==> flow/design.v <==
module enc_bundler(
	input wire 						bundling_features,
    input wire [617-1:0]	bits_to_bundle,
    output wire 					thresholded_bit
    );
	localparam integer ENCODING_BIT_THR = 6;
    logic [1:0] tree_add_lvl_0	[0:307];
    wire  [2:0] tree_add_lvl_1	[0:153];
    wire  [3:0] tree_add_lvl_2	[0:76];
    wire  [4:0] tree_add_lvl_3	[0:38];
    wire  [5:0] tree_add_lvl_4	[0:18];
    wire  [6:0] tree_add_lvl_5	[0:9];
    wire  [7:0] tree_add_lvl_6	[0:4];
    wire  [8:0] tree_add_lvl_7	[0:1];
    wire  [9:0] tree_add_lvl_8;
    wire  [9:0] accumulated_sum;
	always_comb begin
			for (int i = 0; i < 308; i++ ) begin
			  tree_add_lvl_0[i] = bits_to_bundle[2*i] + bits_to_bundle[(2*i)+1];
			end
	end
    for (genvar i = 0; i < 154; i++ ) begin
      assign tree_add_lvl_1[i] = tree_add_lvl_0[2*i] + tree_add_lvl_0[(2*i)+1];
    end
    for (genvar i = 0; i < 77; i++ ) begin
      assign tree_add_lvl_2[i] = tree_add_lvl_1[2*i] + tree_add_lvl_1[(2*i)+1];
    end
    for (genvar i = 0; i < 38; i++ ) begin
      assign tree_add_lvl_3[i] = tree_add_lvl_2[2*i] + tree_add_lvl_2[(2*i)+1];
    end
    assign tree_add_lvl_3[38] = tree_add_lvl_2[76] + bits_to_bundle[616];
    for (genvar i = 0; i < 19; i++ ) begin
      assign tree_add_lvl_4[i] = tree_add_lvl_3[2*i] + tree_add_lvl_3[(2*i)+1];
    end
    for (genvar i = 0; i < 9; i++ ) begin
      assign tree_add_lvl_5[i] = tree_add_lvl_4[2*i] + tree_add_lvl_4[(2*i)+1];
    end
    assign tree_add_lvl_5[9] = tree_add_lvl_4[18] + tree_add_lvl_3[38];
    for (genvar i = 0; i < 5; i++ ) begin
      assign tree_add_lvl_6[i] = tree_add_lvl_5[2*i] + tree_add_lvl_5[(2*i)+1];
    end
    for (genvar i = 0; i < 2; i++ ) begin
      assign tree_add_lvl_7[i] = tree_add_lvl_6[2*i] + tree_add_lvl_6[(2*i)+1];
    end
    assign tree_add_lvl_8 = tree_add_lvl_7[0] + tree_add_lvl_7[1];
    assign accumulated_sum = tree_add_lvl_8 + tree_add_lvl_6[4]; 
    assign thresholded_bit = (accumulated_sum > ENCODING_BIT_THR) ? 1'b1 : 1'b0;
endmodule  
module enc_bundler_top(
	input  wire 						clk,
	input  wire 						nrst,
	input  wire 						bundling_features,
	input  wire [617-1:0]	bits_to_bundle,
	output logic 						encoded_bit
	);
	wire thresholded_bit;
	enc_bundler ENC_BUNDLER(
		.bundling_features					(bundling_features),
		.bits_to_bundle						(bits_to_bundle),
		.thresholded_bit					(thresholded_bit)
	);
	always_ff @(posedge clk or negedge nrst) begin
		if (!nrst) begin
			encoded_bit <= 1'b0;
		end
		else if (bundling_features) begin
			encoded_bit <= thresholded_bit;
		end
		else begin
			encoded_bit <= encoded_bit;
		end
	end
endmodule
# Step by step through the tools: enc_bundler_top
# What the tools print for enc_bundler_top, step after step.
# Line numbers count from 1 in the design file above.
# Library cell names are shortened.
# A cell with -- has no value.
# design
design,enc_bundler_top
clk_port,clk
library,sky130hd
pvt_corner,tt_025C_1v80

# Word-level counts
# Yosys after proc, flatten, opt, wreduce and memory -nomap, before mapping. Enables and synchronous resets that opt folds into registers are not counted as muxes. Print and check cells are not counted. Equal cells are merged and count once.
# word_totals
register_bits,1
latchBits,0
mem_bits_rw,0
rom_bits,0
clocked_rd_ports_x_width,0
memories,0
# op_classes
addsub,616
mul,0
n_div,0
n_cmp,1
n_eq,0
n_shift,0
muxes,1
logic,0
reduce_and_logical,0
# op_table
operator,count
adder 1 x 1 -> 2 bit,308
adder 2 x 2 -> 3 bit,154
adder 3 x 3 -> 4 bit,77
adder 4 x 4 -> 5 bit,38
adder 5 x 5 -> 6 bit,19
adder 6 x 6 -> 7 bit,9
adder 7 x 7 -> 8 bit,5
adder 8 x 8 -> 9 bit,2
> comparator 10 x 3 -> 1 bit with constant B,1
adder 10 x 8 -> 10 bit,1
adder 9 x 9 -> 10 bit,1
adder 6 x 5 -> 7 bit,1
adder 4 x 1 -> 5 bit,1
two-way mux 1 bit,1

# Logic depth
# Yosys ltp: most cells in a row. Word level: on the elaborated netlist, between registers, memories and ports. Mapped: between sequential cells and ports; inverters and the memories' decode and read muxes count.
# depth
ltp_word,12
abc_area,0
ltp_mapped,31
mapped_depth_nobuf,31

# Netlist
# Yosys stat after the flow's synthesis: flattened, memories mapped to cells. It holds for the ABC_AREA given above (unset counts as 0); a run with the other value may have another netlist.
# mapped
stdcells,1661
mapped_area_um2,16828.6
seq_area_um2,25.0
ffs,1
# by_type
cell,count,area_total_um2
fa_1,599,1.2E+04
inv_1,938,3.52E+03
ha_1,78,975.936
dfrtp_1,1,25.024
nor2_1,6,22.522
o21ai_0,4,20.019
o2111ai_1,2,17.517
a41oi_2,1,16.266
o41ai_2,1,16.266
a21oi_1,3,15.014
nand2_1,4,15.014
a211oi_2,1,12.512
nor2b_1,2,12.512
nor4_2,1,12.512
a221o_1,1,10.01
mux2i_1,1,10.01
o21ba_1,1,10.01
a221oi_1,1,8.758
# Other cell types: 16; their cells: 16.
# By module: a second synthesis without flattening, with its own total; a netlist apart from the flattened one above.
# hier_totals
cells_unflattened,1660
hier_area_um2,16817.4
# Rows give one instance, submodules left out.
# modules
mod,instances,cells,mod_area_um2,seq_area_um2
enc_bundler,1,1658,16777.3,0.0
enc_bundler_top,1,2,40.0,25.0

# Path before layout
# OpenSTA on the mapped netlist: ideal clock, no wires. The path of least setup slack (recovery checks aside). Input and output delay are each 20% of the period. Register names are those of the netlist, which keeps one name where synthesis merged equal registers.
# synth_timing
path_type,input to register
from,in bits_to_bundle[443]
to,reg encoded_bit
period_ns,12.5
input_delay_ns,2.500
setup_time_ns,0.139
launch_ns,2.500
arrival_ns,10.714
required_time_ns,12.361
setup_slack_ns,1.647
path_delay_ns,8.353
path_stages,31
n_path_buf,0
synth_period_reached_ns,10.853
# "path_delay_ns" = arrival - input delay + setup time.
# "path_stages": output pins that drive a net of the path, with the launching flip-flop's if there is one; two outputs of one cell count as two.
# "synth_period_reached_ns" = period - worst setup slack (recovery checks aside). The figure is calculated, with input and output delays left at 20% of the set period.
# The rows between start and end are the longest chain of elaborated cells between them; the timing report does not say that the signal goes this way. Where chains are equally long, one stands for them.
# A line is the first line of the expression or statement that the cell stems from. Yosys adds cells for indexed reads and writes and turns some case tables into memories.
# A register here has more assigning lines than the two given.
# synth_via
path_cell_list,fa_1 inv_1 fa_1 inv_1 fa_1 inv_1 fa_1 inv_1 fa_1 inv_1 fa_1 fa_1 inv_1 fa_1 inv_1 fa_1 inv_1 fa_1 inv_1 fa_1 fa_1 fa_1 inv_1 fa_1 inv_1 fa_1 and2b_1 nor4b_1 a221o_1 nor4_2 a41oi_2
elab_chain_len,12
cone_cells,12
cone_lines,11
classes_between,add/sub: 10; compare: 1; mux: 1
# synth_rtl
element,line_no,text
"start, declared",53,"input wire [617-1:0] bits_to_bundle,"
adder 1 x 1 -> 2 bit,19,tree_add_lvl_0[i] = bits_to_bundle[2*i] + bits_to_bundle[(2*i)+1];
adder 2 x 2 -> 3 bit,23,assign tree_add_lvl_1[i] = tree_add_lvl_0[2*i] + tree_add_lvl_0[(2*i)+1];
adder 3 x 3 -> 4 bit,26,assign tree_add_lvl_2[i] = tree_add_lvl_1[2*i] + tree_add_lvl_1[(2*i)+1];
adder 4 x 4 -> 5 bit,29,assign tree_add_lvl_3[i] = tree_add_lvl_2[2*i] + tree_add_lvl_2[(2*i)+1];
adder 5 x 5 -> 6 bit,33,assign tree_add_lvl_4[i] = tree_add_lvl_3[2*i] + tree_add_lvl_3[(2*i)+1];
adder 6 x 6 -> 7 bit,36,assign tree_add_lvl_5[i] = tree_add_lvl_4[2*i] + tree_add_lvl_4[(2*i)+1];
adder 7 x 7 -> 8 bit,40,assign tree_add_lvl_6[i] = tree_add_lvl_5[2*i] + tree_add_lvl_5[(2*i)+1];
adder 8 x 8 -> 9 bit,43,assign tree_add_lvl_7[i] = tree_add_lvl_6[2*i] + tree_add_lvl_6[(2*i)+1];
adder 9 x 9 -> 10 bit,45,assign tree_add_lvl_8 = tree_add_lvl_7[0] + tree_add_lvl_7[1];
adder 10 x 8 -> 10 bit,46,assign accumulated_sum = tree_add_lvl_8 + tree_add_lvl_6[4];
> comparator 10 x 3 -> 1 bit,47,assign thresholded_bit = (accumulated_sum > ENCODING_BIT_THR) ? 1'b1 : 1'b0;
two-way mux 1 bit,47,
"end, assigned",67,encoded_bit <= thresholded_bit;
"end, assigned",70,encoded_bit <= encoded_bit;
"end, declared",54,output logic encoded_bit

# Timing after layout
# Path of least setup slack in the final report of run 1 (OpenROAD, finished layout, wires in). Where an end is a register, its clock arrival counts in the times.
# layout_timing
path_type,input to register
from,in bits_to_bundle[513]
to,reg encoded_bit
period_ns,8.85
input_delay_ns,1.77
setup_time_ns,0.14
launch_ns,1.77
arrival_ns,10.72
required_time_ns,8.71
setup_slack_ns,-2.01
path_stages,30
n_path_buf,1
# The rows between start and end are the longest chain of elaborated cells between them; the timing report does not say that the signal goes this way. Where chains are equally long, one stands for them.
# A register here has more assigning lines than the two given.
# layout_via
path_cell_list,clkdlybuf4s50_1 inv_1 fa_1 inv_2 fa_1 inv_1 fa_1 fa_1 fa_1 fa_1 fa_1 inv_2 fa_1 inv_1 fa_1 inv_2 fa_2 inv_1 fa_1 fa_1 fa_1 inv_1 fa_2 inv_1 fa_2 and2b_2 nor4b_2 a221o_1 nor4_2 a41oi_2
elab_chain_len,10
cone_cells,10
cone_lines,9
classes_between,add/sub: 8; compare: 1; mux: 1
# layout_rtl
element,line_no,text
"start, declared",53,"input wire [617-1:0] bits_to_bundle,"
adder 1 x 1 -> 2 bit,19,tree_add_lvl_0[i] = bits_to_bundle[2*i] + bits_to_bundle[(2*i)+1];
adder 2 x 2 -> 3 bit,23,assign tree_add_lvl_1[i] = tree_add_lvl_0[2*i] + tree_add_lvl_0[(2*i)+1];
adder 3 x 3 -> 4 bit,26,assign tree_add_lvl_2[i] = tree_add_lvl_1[2*i] + tree_add_lvl_1[(2*i)+1];
adder 4 x 4 -> 5 bit,29,assign tree_add_lvl_3[i] = tree_add_lvl_2[2*i] + tree_add_lvl_2[(2*i)+1];
adder 5 x 5 -> 6 bit,33,assign tree_add_lvl_4[i] = tree_add_lvl_3[2*i] + tree_add_lvl_3[(2*i)+1];
adder 6 x 6 -> 7 bit,36,assign tree_add_lvl_5[i] = tree_add_lvl_4[2*i] + tree_add_lvl_4[(2*i)+1];
adder 7 x 7 -> 8 bit,40,assign tree_add_lvl_6[i] = tree_add_lvl_5[2*i] + tree_add_lvl_5[(2*i)+1];
adder 10 x 8 -> 10 bit,46,assign accumulated_sum = tree_add_lvl_8 + tree_add_lvl_6[4];
> comparator 10 x 3 -> 1 bit,47,assign thresholded_bit = (accumulated_sum > ENCODING_BIT_THR) ? 1'b1 : 1'b0;
two-way mux 1 bit,47,
"end, assigned",67,encoded_bit <= thresholded_bit;
"end, assigned",70,encoded_bit <= encoded_bit;
"end, declared",54,output logic encoded_bit

Record of 2 stored runs of the RTL-to-layout flow on enc_bundler_top, platform sky130hd. The runs are unordered. Constraints: input delay and output delay 20% of the set period each, output load 0.01 pF.
"period_reached_ns" means the clock period less the worst setup slack. The figure is calculated, with input and output delays left at 20% of the set period.
By "worst_path_time_ns" is meant the share of the clock period that the worst setup path is allowed (20% is reserved at inputs, 20% at outputs), minus its slack. Clock arrival times at its registers enter into it.

Run 1, flow files:
==> flow/run.sh <==
#!/bin/bash
# the make line also repeats the synthesis and layout settings of config.mk as NAME=value (left out here)
make -C /OpenROAD-flow-scripts/flow DESIGN_CONFIG=/design/flow/config.mk WORK_HOME=/design/flow/orfs CLKGATE_MAP_FILE= finish
==> flow/config.mk <==
export PLATFORM = sky130hd
export DESIGN_NAME = enc_bundler_top
export DESIGN_NICKNAME = enc_bundler_top
export VERILOG_FILES = /design/flow/design.v
export SDC_FILE = /design/flow/constraint.sdc
export NUM_CORES = 4
export LEC_CHECK = 0
export ABC_AREA = 0
export CAP_MARGIN = 20
export CORE_MARGIN = 7
export CORE_UTILIZATION = 47
export CTS_CLUSTER_DIAMETER = 341
export MAX_ROUTING_LAYER = met5
export SETUP_SLACK_MARGIN = 1.44
export SLEW_MARGIN = 20
export TNS_END_PERCENT = 15
==> flow/constraint.sdc <==
create_clock -name core_clock -period 8.85 [get_ports {clk}]
set_input_delay 1.7700 -clock core_clock [delete_from_list [all_inputs] [get_ports {clk}]]
set_output_delay 1.7700 -clock core_clock [all_outputs]
set_load 0.01 [all_outputs]

==> results of run 1, as CSV <==
result,value
tns_setup_ns,-2.011
layout_stdcell_area_um2,23811.6
worst_path_time_ns,9.09
worstPathKind,"input to register"
utilization_pct,67.3
period_reached_ns,10.861
synth_area_um2,16828.6
setup_ws_ns,-2.011
die_um2,41300.4
hold_worst_slack_ns,0.578

Run 2, flow files:
==> flow/run.sh <==
#!/bin/bash
# the make line also repeats the synthesis and layout settings of config.mk as NAME=value (left out here)
make -C /OpenROAD-flow-scripts/flow DESIGN_CONFIG=/design/flow/config.mk WORK_HOME=/design/flow/orfs CLKGATE_MAP_FILE= finish
==> flow/config.mk <==
export PLATFORM = sky130hd
export DESIGN_NAME = enc_bundler_top
export DESIGN_NICKNAME = enc_bundler_top
export VERILOG_FILES = /design/flow/design.v
export SDC_FILE = /design/flow/constraint.sdc
export NUM_CORES = 4
export LEC_CHECK = 0
export ABC_AREA = 1
export CAP_MARGIN = 20
export CELL_PAD_IN_SITES_GLOBAL_PLACEMENT = 2
export CORE_ASPECT_RATIO = 0.5
export CORE_MARGIN = 2
export CORE_UTILIZATION = 40
export CTS_CLUSTER_DIAMETER = 198
export PLACE_DENSITY_LB_ADDON = 0.29
export SLEW_MARGIN = 20
export TNS_END_PERCENT = 60
==> flow/constraint.sdc <==
create_clock -name core_clock -period 12.5 [get_ports {clk}]
set_input_delay 2.5000 -clock core_clock [delete_from_list [all_inputs] [get_ports {clk}]]
set_output_delay 2.5000 -clock core_clock [all_outputs]
set_load 0.01 [all_outputs]

==> results of run 2, as CSV <==
result,value
layout_stdcell_area_um2,23847.9
synth_area_um2,16915.0
utilization_pct,57.0
worst_path_time_ns,8.96
worstPathKind,"input to register"
period_reached_ns,11.457
hold_worst_slack_ns,0.505
die_um2,44048.3
tns_setup_ns,0.000
setup_ws_ns,1.043
